==> flow/design.v <==
`timescale 1ns / 1ps
module clock_div  #(
	parameter int COUNT_VAL = 1)(
    input logic clock,
    input logic reset,
    output logic div_clock,
    output logic tick
    );
logic [$clog2(COUNT_VAL):0] count;
localparam COUNT_VAL_n = COUNT_VAL / 2;
assign tick = (count == COUNT_VAL_n - 1) && (div_clock == 1'b0);
always_ff @(posedge clock or posedge reset)
    begin
        if(reset) begin
           count <= 'b0;
           div_clock <= 'b0;
         end
         else if (count == COUNT_VAL_n -1) begin
           count <= 'b0;
           div_clock <= ~div_clock;
         end
         else begin
           count <= count +1;
           div_clock <= div_clock; 
         end
    end
endmodule
`timescale 1ns / 1ps
module vga_controller #( 
    parameter h_actv_pixel = 640,
    parameter h_sync_pulse = 96,
    parameter h_back_porch = 48,
    parameter h_front_porch = 16,
    parameter h_sync_pol = 0,
    parameter v_actv_pixel = 480,
    parameter v_sync_pulse = 2,
    parameter v_back_porch = 33,
    parameter v_front_porch = 10,
    parameter v_sync_pol = 0    
)(
    input logic clk,    
    input logic ce,     
    input logic reset,  
    output logic h_sync,  
    output logic v_sync,  
    output logic [11:0] h_counter_out,  
    output logic [11:0] v_counter_out,  
    output logic disp_enable   
    );
    localparam v_tot_pixel = v_sync_pulse + v_back_porch + v_actv_pixel + v_front_porch;
    localparam h_tot_pixel = h_sync_pulse + h_back_porch + h_actv_pixel + h_front_porch;
    localparam beg_of_v_sync = v_actv_pixel + v_front_porch ;
    localparam end_of_v_sync = v_sync_pulse + v_actv_pixel + v_front_porch -1 ;
    localparam beg_of_h_sync = h_actv_pixel + h_front_porch ;
    localparam end_of_h_sync = h_sync_pulse + h_actv_pixel + h_front_porch -1 ;
    logic [11:0]  v_counter;
    logic [11:0]  h_counter;
    always_ff @(posedge clk or  posedge reset )begin
        if (reset)begin     
            v_counter <= 0;  
            h_counter <= 0;
            h_sync <= ~h_sync_pol;
            v_sync <= ~v_sync_pol;
            h_counter_out <= 0;
            v_counter_out <= 0;
        end
        else if (ce) begin
            h_counter_out <= h_counter;
            v_counter_out <= v_counter;
            if (h_counter < (h_tot_pixel-1))begin
                h_counter <= h_counter + 1 ;
            end
            else begin
                h_counter <= 0;
                if (v_counter < (v_tot_pixel -1))
                    v_counter <= v_counter + 1 ;
                else 
                    v_counter <= 0;
            end
            if(h_counter >= beg_of_h_sync && h_counter <= end_of_h_sync)begin
                h_sync <= h_sync_pol; 
            end           
            else begin
                h_sync <= ~h_sync_pol;
            end
            if (v_counter >= beg_of_v_sync && v_counter <= end_of_v_sync)
                v_sync <= v_sync_pol;
            else
                v_sync <= ~v_sync_pol;
        end
    end 
    always_ff @(posedge clk or  posedge reset)begin
        if(reset)begin
            disp_enable <= 0;
        end
        else if (ce) begin
            if ((v_counter <= v_actv_pixel-1) & (h_counter <= h_actv_pixel-1) )
                disp_enable <= 1;
            else 
                disp_enable <= 0; 
            end
    end
endmodule
`timescale 1ns / 1ps
module line_drawer(
    input logic [11:0] nx0,ny0,nx1,ny1,
    input logic  disp_en,
    input logic [11:0] v_cntr,
    input logic [11:0] h_cntr,
    input logic clk,
    input logic ce,
    input logic rst, 
    input logic Vsync,
    output logic [11:0] y, x
    );
    logic [11:0] x0;
    logic [11:0] y0;
    logic [11:0] x1;
    logic [11:0] y1;
    logic [11:0] n,w;
    logic [11:0] w0,n0,w1,n1;
    localparam logic [1:0] set_drawer = 2'd0;
    localparam logic [1:0] loop_drawer = 2'd1;
    localparam logic [1:0] low_high = 2'd2;
    localparam logic [1:0] reset_state = 2'd3;
    logic [1:0] drw_s;  
    logic [11:0] dw,dn;
    int  D;
    localparam int offset_D = 32'hffff;
    logic [11:0] w_cntr;
    logic low_or_high;   
    logic n_dir ; 
    always_ff @(posedge clk or posedge rst)begin
            if(rst)begin
                x0 <= 12'd2;
                y0 <= 12'd7;
                x1 <= 12'd9;
                y1 <= 12'd2;
                w0 <= 'd0;
                n0 <= 'd0;
                w1 <= 'd0;
                n1 <= 'd0;
                n <= 'd0;
                w <= 'd0;
                dw <= 'd0;
                dn <= 'd0;
                D <= 0;
                n_dir <= 1'b0;
                low_or_high <= 1'b0;
                x <= 12'hfff;
                y <= 12'hfff;
                w_cntr <= 'd0;
                drw_s <= low_high;
            end 
            else if (ce) begin
                case(drw_s) 
                    low_high:begin
                                if(x0 >  x1 && y0 > y1 )begin
                                    if((x0 - x1) > (y0 - y1))begin
                                        low_or_high <= 1'b1 ;
                                    end
                                    else begin
                                        low_or_high <= 1'b0 ;
                                    end
                                end
                                else if(x0 >  x1 && y0 < y1 )begin
                                    if((x0 - x1) > (y1 - y0))begin
                                        low_or_high <= 1'b1 ;
                                    end
                                    else begin
                                        low_or_high <= 1'b0 ;
                                    end
                                end
                                else if(x0 <  x1 && y0 > y1 )begin
                                    if((x1 - x0) > (y0 - y1))begin
                                        low_or_high <= 1'b1 ;
                                    end
                                    else begin
                                        low_or_high <= 1'b0 ;
                                    end
                                end
                                else if(x0 <  x1 && y0 < y1 )begin
                                    if((x1 - x0) > (y1 - y0))begin
                                        low_or_high <= 1'b1 ;
                                    end
                                    else begin
                                        low_or_high <= 1'b0 ;
                                    end
                                end 
                                drw_s <= set_drawer;                                                                                            
                            end
                    set_drawer:begin
                                    if(low_or_high == 1'b1)begin  
                                        if(x0 > x1)begin 
                                            {w0, n0, w1, n1} <= {x1,y1,x0,y0}; 
                                            dw <= x0 - x1;
                                            if(y0 > y1) begin
                                                dn <= y0 - y1;
                                                D <= 2*(y0 - y1) - (x0 - x1) + offset_D; 
                                                n_dir <= 1'b0;  
                                            end
                                            else begin
                                                dn <= y1 - y0;
                                                D <= 2*(y1 - y0) - (x0 - x1) + offset_D; 
                                                n_dir <= 1'b0;  
                                            end
                                            n <= y1;
                                            w <= x1; 
                                            w_cntr <= 'd0;
                                            drw_s <= loop_drawer;
                                        end
                                        else begin
                                            {w0, n0, w1, n1} <= {x0,y0,x1,y1}; 
                                            dw <= x1 - x0;
                                            if(y1 > y0) begin
                                                dn <= y1 - y0;
                                                D <= 2*(y1 - y0) - (x1 - x0) + offset_D;
                                                n_dir <= 1'b1;  
                                            end
                                            else begin
                                                dn <= y0 - y1;
                                                D <= 2*(y0 - y1) - (x1 - x0) + offset_D;
                                                n_dir <= 1'b0;  
                                            end
                                            n <= y0;
                                            w <= x0; 
                                            w_cntr <= 'd0;
                                            drw_s <= loop_drawer;
                                        end
                                    end
                                    else begin     
                                        if(y0 > y1)begin 
                                           {w0, n0, w1, n1} <= {y1,x1,y0,x0}; 
                                           dw <= y0 - y1; 
                                           if(x0 > x1) begin
                                               dn <= x0 - x1;
                                               n_dir <= 1'b0;  
                                               D <= 2*(x0 - x1) - (y0 - y1) + offset_D;
                                           end
                                           else begin
                                               dn <= x1 - x0;
                                               n_dir <= 1'b1;  
                                               D <= 2*(x1 - x0) - (y0 - y1) + offset_D;
                                           end
                                           n <= x0;
                                           w <= y1; 
                                           w_cntr <= 'd0;
                                           drw_s <= loop_drawer;
                                        end
                                        else begin  
                                            {w0, n0, w1, n1} <= {y0,x0,y1,x1}; 
                                            dw <= y1 - y0;
                                            if(x0 > x1) begin
                                              dn <= x0 - x1;
                                              n_dir <= 1'b0;  
                                              D <= 2*(x0 - x1) - (y1 - y0) + offset_D;
                                            end
                                            else begin
                                              dn <= x1 - x0;
                                              n_dir <= 1'b1;  
                                              D <= 2*(x1 - x0) - (y1 - y0) + offset_D;
                                            end
                                            n <= x0;
                                            w <= y0; 
                                            w_cntr <= 'd0;
                                            drw_s <= loop_drawer;
                                        end
                                    end
                                end
                    loop_drawer:begin
                                    if(low_or_high == 1'b1)
                                        {x,y} <= {w,n};
                                    else
                                        {x,y} <= {n,w};
                                    if(  (low_or_high == 1'b1) && (h_cntr +1 == w0 + w_cntr) ||    ((low_or_high == 1'b0) && (v_cntr == w0 + w_cntr && h_cntr > n ) ))begin  
                                        w_cntr <= w_cntr + 1;  
                                        w <= w + 1;
                                        if( D > (12'd0 + offset_D) )begin   
                                            if(n_dir == 1'b0)begin 
                                                n <= n - 1;
                                            end
                                            if(n_dir == 1'b1)begin 
                                                n <= n + 1; 
                                            end
                                            D <= D - 2*dw  + 2*dn;
                                        end
                                        else begin
                                        D <= D + 2*dn;
                                        end
                                    end 
                                    if(((low_or_high == 1'b1) && (w_cntr + w0 == w1)) ||    ((low_or_high == 1'b0) && (w_cntr + w0 == w1+1))) begin  
                                        w_cntr <= 'd0; 
                                        n <= n0;
                                        w <= w0;
                                        drw_s <= set_drawer;   
                                    end
                                end
                endcase        
                if(x0 != nx0 || y0 != ny0 || x1 != nx1 || y1 != ny1)begin
                    {x0, y0, x1, y1} <= {nx0, ny0, nx1, ny1};
                    drw_s <= low_high;
                end
            end
        end
endmodule
`timescale 1ns / 1ps
module drawing_line_top(
    input logic clk,
    input logic rst,
    output logic Hsync,
    output logic Vsync,
    output logic [3:0] vgaRed,
    output logic [3:0] vgaGreen,
    output logic [3:0] vgaBlue,
    input logic [11:0] x0,y0,x1,y1,
    output logic disp_en,
    output logic vga_clk,
    output logic [11:0] v_cntr, h_cntr
    );
    logic  vga_clk_buff;
    logic  vga_ce;
    clock_div#(4) vga_clk_mod(.clock(clk), .reset(rst), .div_clock(vga_clk_buff), .tick(vga_ce) ); 
    logic [11:0] v_cntr_buff, h_cntr_buff;
    logic Hsync_buff, Vsync_buff, disp_en_buff;   
    vga_controller#(
         .h_actv_pixel(50), 
         .h_sync_pulse(2),
         .h_back_porch(1),
         .h_front_porch(3),
         .h_sync_pol(0),
         .v_actv_pixel(60),
         .v_sync_pulse(1),
         .v_back_porch(1),
         .v_front_porch(1),
         .v_sync_pol(0)
    ) vgatxt(.clk(clk), .ce(vga_ce), .reset(rst), .h_sync(Hsync_buff), .v_sync(Vsync_buff), .h_counter_out(h_cntr_buff), .v_counter_out(v_cntr_buff), .disp_enable(disp_en_buff));
    logic [11:0] pix_y,pix_x;  
    line_drawer drw1(.nx0(x0), .nx1(x1),.disp_en(disp_en_buff), .rst(rst), .Vsync(Vsync_buff), .ny0(y0), .ny1(y1), .v_cntr(v_cntr_buff), .h_cntr(h_cntr_buff), .clk(clk), .ce(vga_ce), .y(pix_y), .x(pix_x)); 
    logic [3:0] red_r, green_r, blue_r;  
    assign {vgaRed, vgaGreen, vgaBlue} = {red_r, green_r, blue_r}; 
    always_ff @(posedge clk or posedge rst)begin
        if (rst) begin
            {red_r, green_r, blue_r} <= {4'b0 ,4'b0 , 4'b0};
        end
        else if (vga_ce) begin
            if (( (h_cntr_buff == pix_x && v_cntr_buff == pix_y ))&& disp_en_buff == 1'b1 )begin
                {red_r, green_r, blue_r} <= {4'hf,4'b0,4'b0};
            end  
            else if (disp_en_buff == 1'b1) begin
                {red_r, green_r, blue_r} <= {4'b1111,4'b1111,4'b1111};
            end
            else begin
                {red_r, green_r, blue_r} <= {4'b0 ,4'b0 , 4'b0}; 
            end
        end
    end
    assign vga_clk = vga_clk_buff;
    always_ff @(posedge clk or posedge rst)begin
        if (rst) begin
            v_cntr <= 12'd0;
            h_cntr <= 12'd0;
            Vsync <= 1'b1;
            Hsync <= 1'b1;
            disp_en <= 1'b0;
        end
        else if (vga_ce) begin
            v_cntr <= v_cntr_buff;
            h_cntr <= h_cntr_buff;
            Vsync <= Vsync_buff;
            Hsync <= Hsync_buff;
            disp_en <= disp_en_buff;
        end
    end
endmodule
# Reports on drawing_line_top
# Tool output for the design above before and after an edit, in the order of the flow.
# "before" refers to lines of the RTL above, "after" to lines of the edited file.
# "diff": "after" minus "before" as printed here. "rel_change_pct": 100 x difference / "before".
# Operators: Yosys type, input widths -> output width; for muxes data width and select width s.
# Library cell names are shortened.
# Not given: n/a
[design] top="drawing_line_top" clock="clk" lib="sky130hd" corner="tt_025C_1v80"

# The edit
# Unified diff, file above to edited file.
# A script made this edit. It changes what the design does and was not meant as an optimisation.
# begin of diff
@@ -112,5 +112,5 @@
     input logic rst, 
     input logic Vsync,
-    output logic [11:0] y, x
+    output logic [10:0] y, x
     );
     logic [11:0] x0;
# end of diff

# Word-level counts
# Source: Yosys, flattened and elaborated, memories not mapped. Widths are those after wreduce. Registers that Yosys merges into a memory's read port (data or address) are not register bits. Print and check cells do not count.
[bits] item="regBits" before=294 after=292 diff=-2 rel_change_pct=-0.68
[bits] item="wordCells" before=207 after=207 diff=0 rel_change_pct=0.00
[op_classes] item="add_sub_neg" before=38 after=38 diff=0 rel_change_pct=0.00
[op_classes] item="n_cmp" before=19 after=19 diff=0 rel_change_pct=0.00
[op_classes] item="n_eq" before=17 after=17 diff=0 rel_change_pct=0.00
[op_classes] item="muxes" before=63 after=63 diff=0 rel_change_pct=0.00
[op_classes] item="logic" before=4 after=4 diff=0 rel_change_pct=0.00
[op_classes] item="n_reduce_logical" before=32 after=32 diff=0 rel_change_pct=0.00
[ops] operator="$mux 12" before=28 after=26 diff=-2 rel_change_pct=-7.14
[ops] operator="$eq 12x12->1" before=4 after=2 diff=-2 rel_change_pct=-50.00
[ops] operator="$eq 12x11->1" before=0 after=2 diff=2
[ops] operator="$mux 11" before=0 after=2 diff=2
# Operator kinds equal on both sides are left out: 43.

# Depth
# Depth = most cells in a row (Yosys ltp): at word level without a register or memory, in the mapped netlist without a sequential cell, where the memories' decode and read muxes count.
[logic_depth] item="word_depth" before=8 after=8 diff=0 rel_change_pct=0.00
[logic_depth] item="abc_area" before="0" after="0"
[logic_depth] item="ltp_mapped" before=25 after=24 diff=-1 rel_change_pct=-4.00
[logic_depth] item="mapped_depth_nobuf" before=24 after=23 diff=-1 rel_change_pct=-4.17

# Mapped cells and area
# Yosys stat after the flow's synthesis: flattened, memories mapped to cells. It holds for the ABC_AREA given above (unset counts as 0); a run with the other value may have another netlist.
[by_type] type="a21oi_1" before=264 after=304 diff=40 rel_change_pct=15.15
[by_type] type="xnor2_1" before=215 after=247 diff=32 rel_change_pct=14.88
[by_type] type="nand2_1" before=556 after=533 diff=-23 rel_change_pct=-4.14
[by_type] type="a211oi_1" before=60 after=38 diff=-22 rel_change_pct=-36.67
[by_type] type="o21ai_0" before=328 after=346 diff=18 rel_change_pct=5.49
[by_type] type="clkbuf_1" before=159 after=144 diff=-15 rel_change_pct=-9.43
[by_type] type="o31ai_1" before=31 after=17 diff=-14 rel_change_pct=-45.16
[by_type] type="inv_1" before=229 after=242 diff=13 rel_change_pct=5.68
[by_type] type="mux2i_1" before=43 after=56 diff=13 rel_change_pct=30.23
[by_type] type="nor2_1" before=291 after=279 diff=-12 rel_change_pct=-4.12
[by_type] type="a211o_1" before=16 after=5 diff=-11 rel_change_pct=-68.75
[by_type] type="xor2_1" before=114 after=105 diff=-9 rel_change_pct=-7.89
[by_type] type="a2111oi_0" before=14 after=5 diff=-9 rel_change_pct=-64.29
[by_type] type="or3_1" before=19 after=11 diff=-8 rel_change_pct=-42.11
[by_type] type="a22oi_1" before=5 after=13 diff=8 rel_change_pct=160.00
[by_type] type="nor2b_1" before=41 after=34 diff=-7 rel_change_pct=-17.07
[by_type] type="nand2b_1" before=32 after=25 diff=-7 rel_change_pct=-21.88
[by_type] type="o21a_1" before=26 after=33 diff=7 rel_change_pct=26.92
# Cell types equal on both sides are left out: 13.
# The list need not be complete.
[synth_totals] item="cells" before=3915 after=3863 diff=-52 rel_change_pct=-1.33
[synth_totals] item="mapped_area_um2" before=30867.1 after=30439.2 diff=-427.9 rel_change_pct=-1.39
[synth_totals] item="seq_area_um2" before=7277.0 after=7224.4 diff=-52.6 rel_change_pct=-0.72
[synth_totals] item="flip_flops" before=289 after=287 diff=-2 rel_change_pct=-0.69
# The figures by module come from a second, unflattened synthesis with its own total; it is not the netlist above.
[unflattened] item="hier_cells" before=3488 after=3477 diff=-11 rel_change_pct=-0.32
[unflattened] item="area_unflattened_um2" before=29126.7 after=28497.3 diff=-629.4 rel_change_pct=-2.16
# Each row is one instance without its submodules.
[modules_before] module="line_drawer" n_inst=1 cells=3168 area_um2=25260.5 mod_seq_area_um2=5170.0
[modules_before] module="vga_controller" n_inst=1 cells=198 area_um2=2290.9 mod_seq_area_um2=1278.7
[modules_before] module="drawing_line_top" n_inst=1 cells=109 area_um2=1413.9 mod_seq_area_um2=728.2
[modules_before] module="clock_div #(COUNT_VAL=4)" n_inst=1 cells=13 area_um2=161.4 mod_seq_area_um2=100.1
[modules_after] module="line_drawer" n_inst=1 cells=3159 area_um2=24632.4 mod_seq_area_um2=5117.4
[modules_after] module="vga_controller" n_inst=1 cells=198 area_um2=2290.9 mod_seq_area_um2=1278.7
[modules_after] module="drawing_line_top" n_inst=1 cells=107 area_um2=1412.6 mod_seq_area_um2=728.2
[modules_after] module="clock_div #(COUNT_VAL=4)" n_inst=1 cells=13 area_um2=161.4 mod_seq_area_um2=100.1

# Worst setup path after synthesis
# Source: OpenSTA report_checks on the synthesized netlist (no wires, ideal clock, input and output delay 20% of the period each), path of least setup slack; recovery checks are left aside. Register names are those of the netlist, which keeps one name where synthesis merged equal registers.
[synth_path] item="path_kind" before="reg-to-reg" after="reg-to-reg"
[synth_path] item="start" before="register drw1.y1[1]" after="register drw1.y1[1]"
[synth_path] item="end" before="register drw1.D[16]" after="register drw1.D[15]"
[synth_path] item="clock_period_ns" before=10.0 after=10.0 diff=0.0 rel_change_pct=0.00
[synth_path] item="launch_ns" before=0.000 after=0.000 diff=0.000
[synth_path] item="t_arrival_ns" before=4.712 after=5.229 diff=0.517 rel_change_pct=10.97
[synth_path] item="required_ns" before=9.914 after=9.890 diff=-0.024 rel_change_pct=-0.24
[synth_path] item="path_slack_ns" before=5.202 after=4.661 diff=-0.541
[synth_path] item="delay_ns" before=4.798 after=5.339 diff=0.541 rel_change_pct=11.28
[synth_path] item="driving_pins" before=21 after=22 diff=1 rel_change_pct=4.76
[synth_path] item="n_path_buf" before=0 after=0 diff=0
[synth_path] item="synth_period_reached_ns" before=4.798 after=5.339 diff=0.541 rel_change_pct=11.28
# "delay_ns" = arrival - input delay + setup time.
# "driving_pins" counts driving pins, that of a launching flip-flop among them; a cell with two outputs on the path counts twice.
# "synth_period_reached_ns" = period - worst setup slack (recovery checks aside). The figure is calculated, with input and output delays left at 20% of the set period.
# The rows between start and end are the longest chain of elaborated cells between them; the timing report does not say that the signal goes this way. Where chains are equally long, one stands for them.
# A line is the first line of the expression or statement that the cell stems from. Yosys adds cells for indexed reads and writes and turns some case tables into memories.
# A register here has more assigning lines than the two given.
[synth_between_before] cell_sequence="dfstp_2 -> inv_1 -> ha_1 -> nor2b_1 -> o21ai_0 -> nand2_1 -> a21o_1 -> a21oi_1 -> xor2_1 -> ha_1 -> ha_1 -> or2_2 -> a21oi_1 -> a211oi_1 -> or3_1 -> a221oi_1 -> xnor2_1 -> a21oi_1 -> o21ai_0 -> o211ai_1 -> a32oi_1" elab_chain_cells=7 cone_cells=28 cone_classes="add/sub (18); compare (2); mux (8)"
[synth_rtl_before] item="start, declared" line_no=119 source="logic [11:0] y1;"
[synth_rtl_before] item="start, assigned" line_no=138 source="y1 <= 12'd2;"
[synth_rtl_before] item="$sub 12x12->13" line_no=261 source="D <= 2*(x1 - x0) - (y1 - y0) + offset_D;"
[synth_rtl_before] item="$sub 32x32->32" line_no=261
[synth_rtl_before] item="$add 32x16->32" line_no=261
[synth_rtl_before] item="$mux 32" line_no=253 source="if(x0 > x1) begin"
[synth_rtl_before] item="$mux 32" line_no=232 source="if(y0 > y1)begin"
[synth_rtl_before] item="$mux 32" line_no=193 source="if(low_or_high == 1'b1)begin"
[synth_rtl_before] item="$pmux 32 s2" line_no=156 source="case(drw_s)"
[synth_rtl_before] item="end, assigned" line_no=199 source="D <= 2*(y0 - y1) - (x0 - x1) + offset_D;"
[synth_rtl_before] item="end, assigned" line_no=204 source="D <= 2*(y1 - y0) - (x0 - x1) + offset_D;"
[synth_rtl_before] item="end, declared" line_no=128 source="int  D;"
[synth_between_after] cell_sequence="dfstp_2 -> inv_1 -> ha_1 -> nor2b_1 -> o21a_1 -> o21ai_0 -> nand2b_1 -> a21o_1 -> a21o_1 -> a21oi_1 -> xor2_1 -> ha_1 -> ha_1 -> a21o_1 -> a31o_2 -> a41o_1 -> o41ai_1 -> nor2_1 -> a2111o_1 -> a32oi_1 -> nor4_1 -> o41ai_1" elab_chain_cells=7 cone_cells=28 cone_classes="add/sub (18); compare (2); mux (8)"
[synth_rtl_after] item="start, declared" line_no=119 source="logic [11:0] y1;"
[synth_rtl_after] item="start, assigned" line_no=138 source="y1 <= 12'd2;"
[synth_rtl_after] item="$sub 12x12->13" line_no=261 source="D <= 2*(x1 - x0) - (y1 - y0) + offset_D;"
[synth_rtl_after] item="$sub 32x32->32" line_no=261
[synth_rtl_after] item="$add 32x16->32" line_no=261
[synth_rtl_after] item="$mux 32" line_no=253 source="if(x0 > x1) begin"
[synth_rtl_after] item="$mux 32" line_no=232 source="if(y0 > y1)begin"
[synth_rtl_after] item="$mux 32" line_no=193 source="if(low_or_high == 1'b1)begin"
[synth_rtl_after] item="$pmux 32 s2" line_no=156 source="case(drw_s)"
[synth_rtl_after] item="end, assigned" line_no=199 source="D <= 2*(y0 - y1) - (x0 - x1) + offset_D;"
[synth_rtl_after] item="end, assigned" line_no=204 source="D <= 2*(y1 - y0) - (x0 - x1) + offset_D;"
[synth_rtl_after] item="end, declared" line_no=128 source="int  D;"

# Path in the finished layout
# Path of least setup slack in the final report of the runs of set A (OpenROAD, finished layout, wires in). Where an end is a register, its clock arrival counts in the times.
[layout_path] item="path_kind" before="reg-to-reg" after="reg-to-reg"
[layout_path] item="start" before="register drw1.x1[3]" after="register drw1.y1[1]"
[layout_path] item="end" before="register drw1.D[16]" after="register drw1.D[15]"
[layout_path] item="clock_period_ns" before=10.0 after=10.0 diff=0.0 rel_change_pct=0.00
[layout_path] item="launch_ns" before=0.56 after=0.58 diff=0.02 rel_change_pct=3.57
[layout_path] item="t_arrival_ns" before=6.42 after=6.26 diff=-0.16 rel_change_pct=-2.49
[layout_path] item="required_ns" before=10.46 after=10.43 diff=-0.03 rel_change_pct=-0.29
[layout_path] item="path_slack_ns" before=4.04 after=4.17 diff=0.13
[layout_path] item="driving_pins" before=20 after=22 diff=2 rel_change_pct=10.00
[layout_path] item="n_path_buf" before=0 after=0 diff=0
# The rows between start and end are the longest chain of elaborated cells between them; the timing report does not say that the signal goes this way. Where chains are equally long, one stands for them.
# A register here has more assigning lines than the two given.
[layout_between_before] cell_sequence="dfstp_2 -> inv_1 -> ha_1 -> and3_1 -> o21ai_0 -> a31oi_1 -> xor2_1 -> inv_1 -> ha_1 -> ha_1 -> o21ai_0 -> nor2_1 -> o41ai_1 -> o2111ai_1 -> a21oi_1 -> a2bb2oi_1 -> xor2_1 -> o21ai_0 -> nand4_1 -> a32oi_1" elab_chain_cells=7 cone_cells=27 cone_classes="add/sub (18); compare (1); mux (8)"
[layout_rtl_before] item="start, declared" line_no=118 source="logic [11:0] x1;"
[layout_rtl_before] item="start, assigned" line_no=137 source="x1 <= 12'd9;"
[layout_rtl_before] item="$sub 12x12->13" line_no=261 source="D <= 2*(x1 - x0) - (y1 - y0) + offset_D;"
[layout_rtl_before] item="$sub 32x32->32" line_no=261
[layout_rtl_before] item="$add 32x16->32" line_no=261
[layout_rtl_before] item="$mux 32" line_no=253 source="if(x0 > x1) begin"
[layout_rtl_before] item="$mux 32" line_no=232 source="if(y0 > y1)begin"
[layout_rtl_before] item="$mux 32" line_no=193 source="if(low_or_high == 1'b1)begin"
[layout_rtl_before] item="$pmux 32 s2" line_no=156 source="case(drw_s)"
[layout_rtl_before] item="end, assigned" line_no=199 source="D <= 2*(y0 - y1) - (x0 - x1) + offset_D;"
[layout_rtl_before] item="end, assigned" line_no=204 source="D <= 2*(y1 - y0) - (x0 - x1) + offset_D;"
[layout_rtl_before] item="end, declared" line_no=128 source="int  D;"
[layout_between_after] cell_sequence="dfstp_2 -> inv_1 -> ha_1 -> nor2b_1 -> o21a_1 -> o21ai_0 -> nand2b_1 -> a21o_1 -> xor2_1 -> inv_1 -> ha_1 -> ha_1 -> inv_1 -> o21bai_1 -> a31o_2 -> a41o_1 -> o41ai_1 -> nor2_1 -> a2111o_1 -> a32oi_1 -> nor4_1 -> o41ai_1" elab_chain_cells=7 cone_cells=28 cone_classes="add/sub (18); compare (2); mux (8)"
[layout_rtl_after] item="start, declared" line_no=119 source="logic [11:0] y1;"
[layout_rtl_after] item="start, assigned" line_no=138 source="y1 <= 12'd2;"
[layout_rtl_after] item="$sub 12x12->13" line_no=261 source="D <= 2*(x1 - x0) - (y1 - y0) + offset_D;"
[layout_rtl_after] item="$sub 32x32->32" line_no=261
[layout_rtl_after] item="$add 32x16->32" line_no=261
[layout_rtl_after] item="$mux 32" line_no=253 source="if(x0 > x1) begin"
[layout_rtl_after] item="$mux 32" line_no=232 source="if(y0 > y1)begin"
[layout_rtl_after] item="$mux 32" line_no=193 source="if(low_or_high == 1'b1)begin"
[layout_rtl_after] item="$pmux 32 s2" line_no=156 source="case(drw_s)"
[layout_rtl_after] item="end, assigned" line_no=199 source="D <= 2*(y0 - y1) - (x0 - x1) + offset_D;"
[layout_rtl_after] item="end, assigned" line_no=204 source="D <= 2*(y1 - y0) - (x0 - x1) + offset_D;"
[layout_rtl_after] item="end, declared" line_no=128 source="int  D;"

# Flow runs
# Runs of the flow (Yosys, OpenROAD) on both versions; the two runs of a pair have the same settings. The constraints put input and output delay at 20% of the set period each and load the outputs with 0.01 pF.
[settings_set_A] CORE_UTILIZATION=40 period_ns=10.0 CAP_MARGIN=20 CORE_MARGIN=2 SLEW_MARGIN=20
[measured_set_A] item="yosys.chip_area_um2" before=30867.1 after=30439.2 diff=-427.9 rel_change_pct=-1.39
[measured_set_A] item="design_die_area_um2" before=79405.6 after=78321.6 diff=-1084.0 rel_change_pct=-1.37
[measured_set_A] item="post_route_util_pct" before=44.5 after=44.2 diff=-0.3
[measured_set_A] item="setup_ws_ns" before=4.041 after=4.173 diff=0.132
[measured_set_A] item="timing.setup.tns_ns" before=0.000 after=0.000 diff=0.000
[measured_set_A] item="totalPower_w" before=0.007349 after=0.007538 diff=0.000189 rel_change_pct=2.57
[measured_set_A] item="achievedPeriod_ns" before=5.959 after=5.827 diff=-0.132 rel_change_pct=-2.22
[settings_set_B] CAP_MARGIN=20 CORE_UTILIZATION=26 CTS_CLUSTER_SIZE=99 GPL_ROUTABILITY_DRIVEN=0 HOLD_SLACK_MARGIN=0.25 PLACE_DENSITY_LB_ADDON=0.08 period_ns=4.08 CORE_MARGIN=2 SLEW_MARGIN=20
[measured_set_B] item="yosys.chip_area_um2" before=30867.1 after=30439.2 diff=-427.9 rel_change_pct=-1.39
[measured_set_B] item="design_die_area_um2" before=121491.0 after=119827.0 diff=-1664.0 rel_change_pct=-1.37
[measured_set_B] item="post_route_util_pct" before=38.3 after=35.9 diff=-2.4
[measured_set_B] item="setup_ws_ns" before=-0.617 after=-0.706 diff=-0.089
[measured_set_B] item="timing.setup.tns_ns" before=-4.560 after=-7.514 diff=-2.954
[measured_set_B] item="totalPower_w" before=0.023965 after=0.023063 diff=-0.000902 rel_change_pct=-3.76
[measured_set_B] item="achievedPeriod_ns" before=4.697 after=4.786 diff=0.089 rel_change_pct=1.89
# "achievedPeriod_ns" means the clock period less the worst setup slack. The figure is calculated, with input and output delays left at 20% of the set period.
# By "totalPower_w" is meant OpenSTA's value without simulated activity: inputs other than the clock are taken to toggle once in ten clock periods, and the tool carries that through the logic.
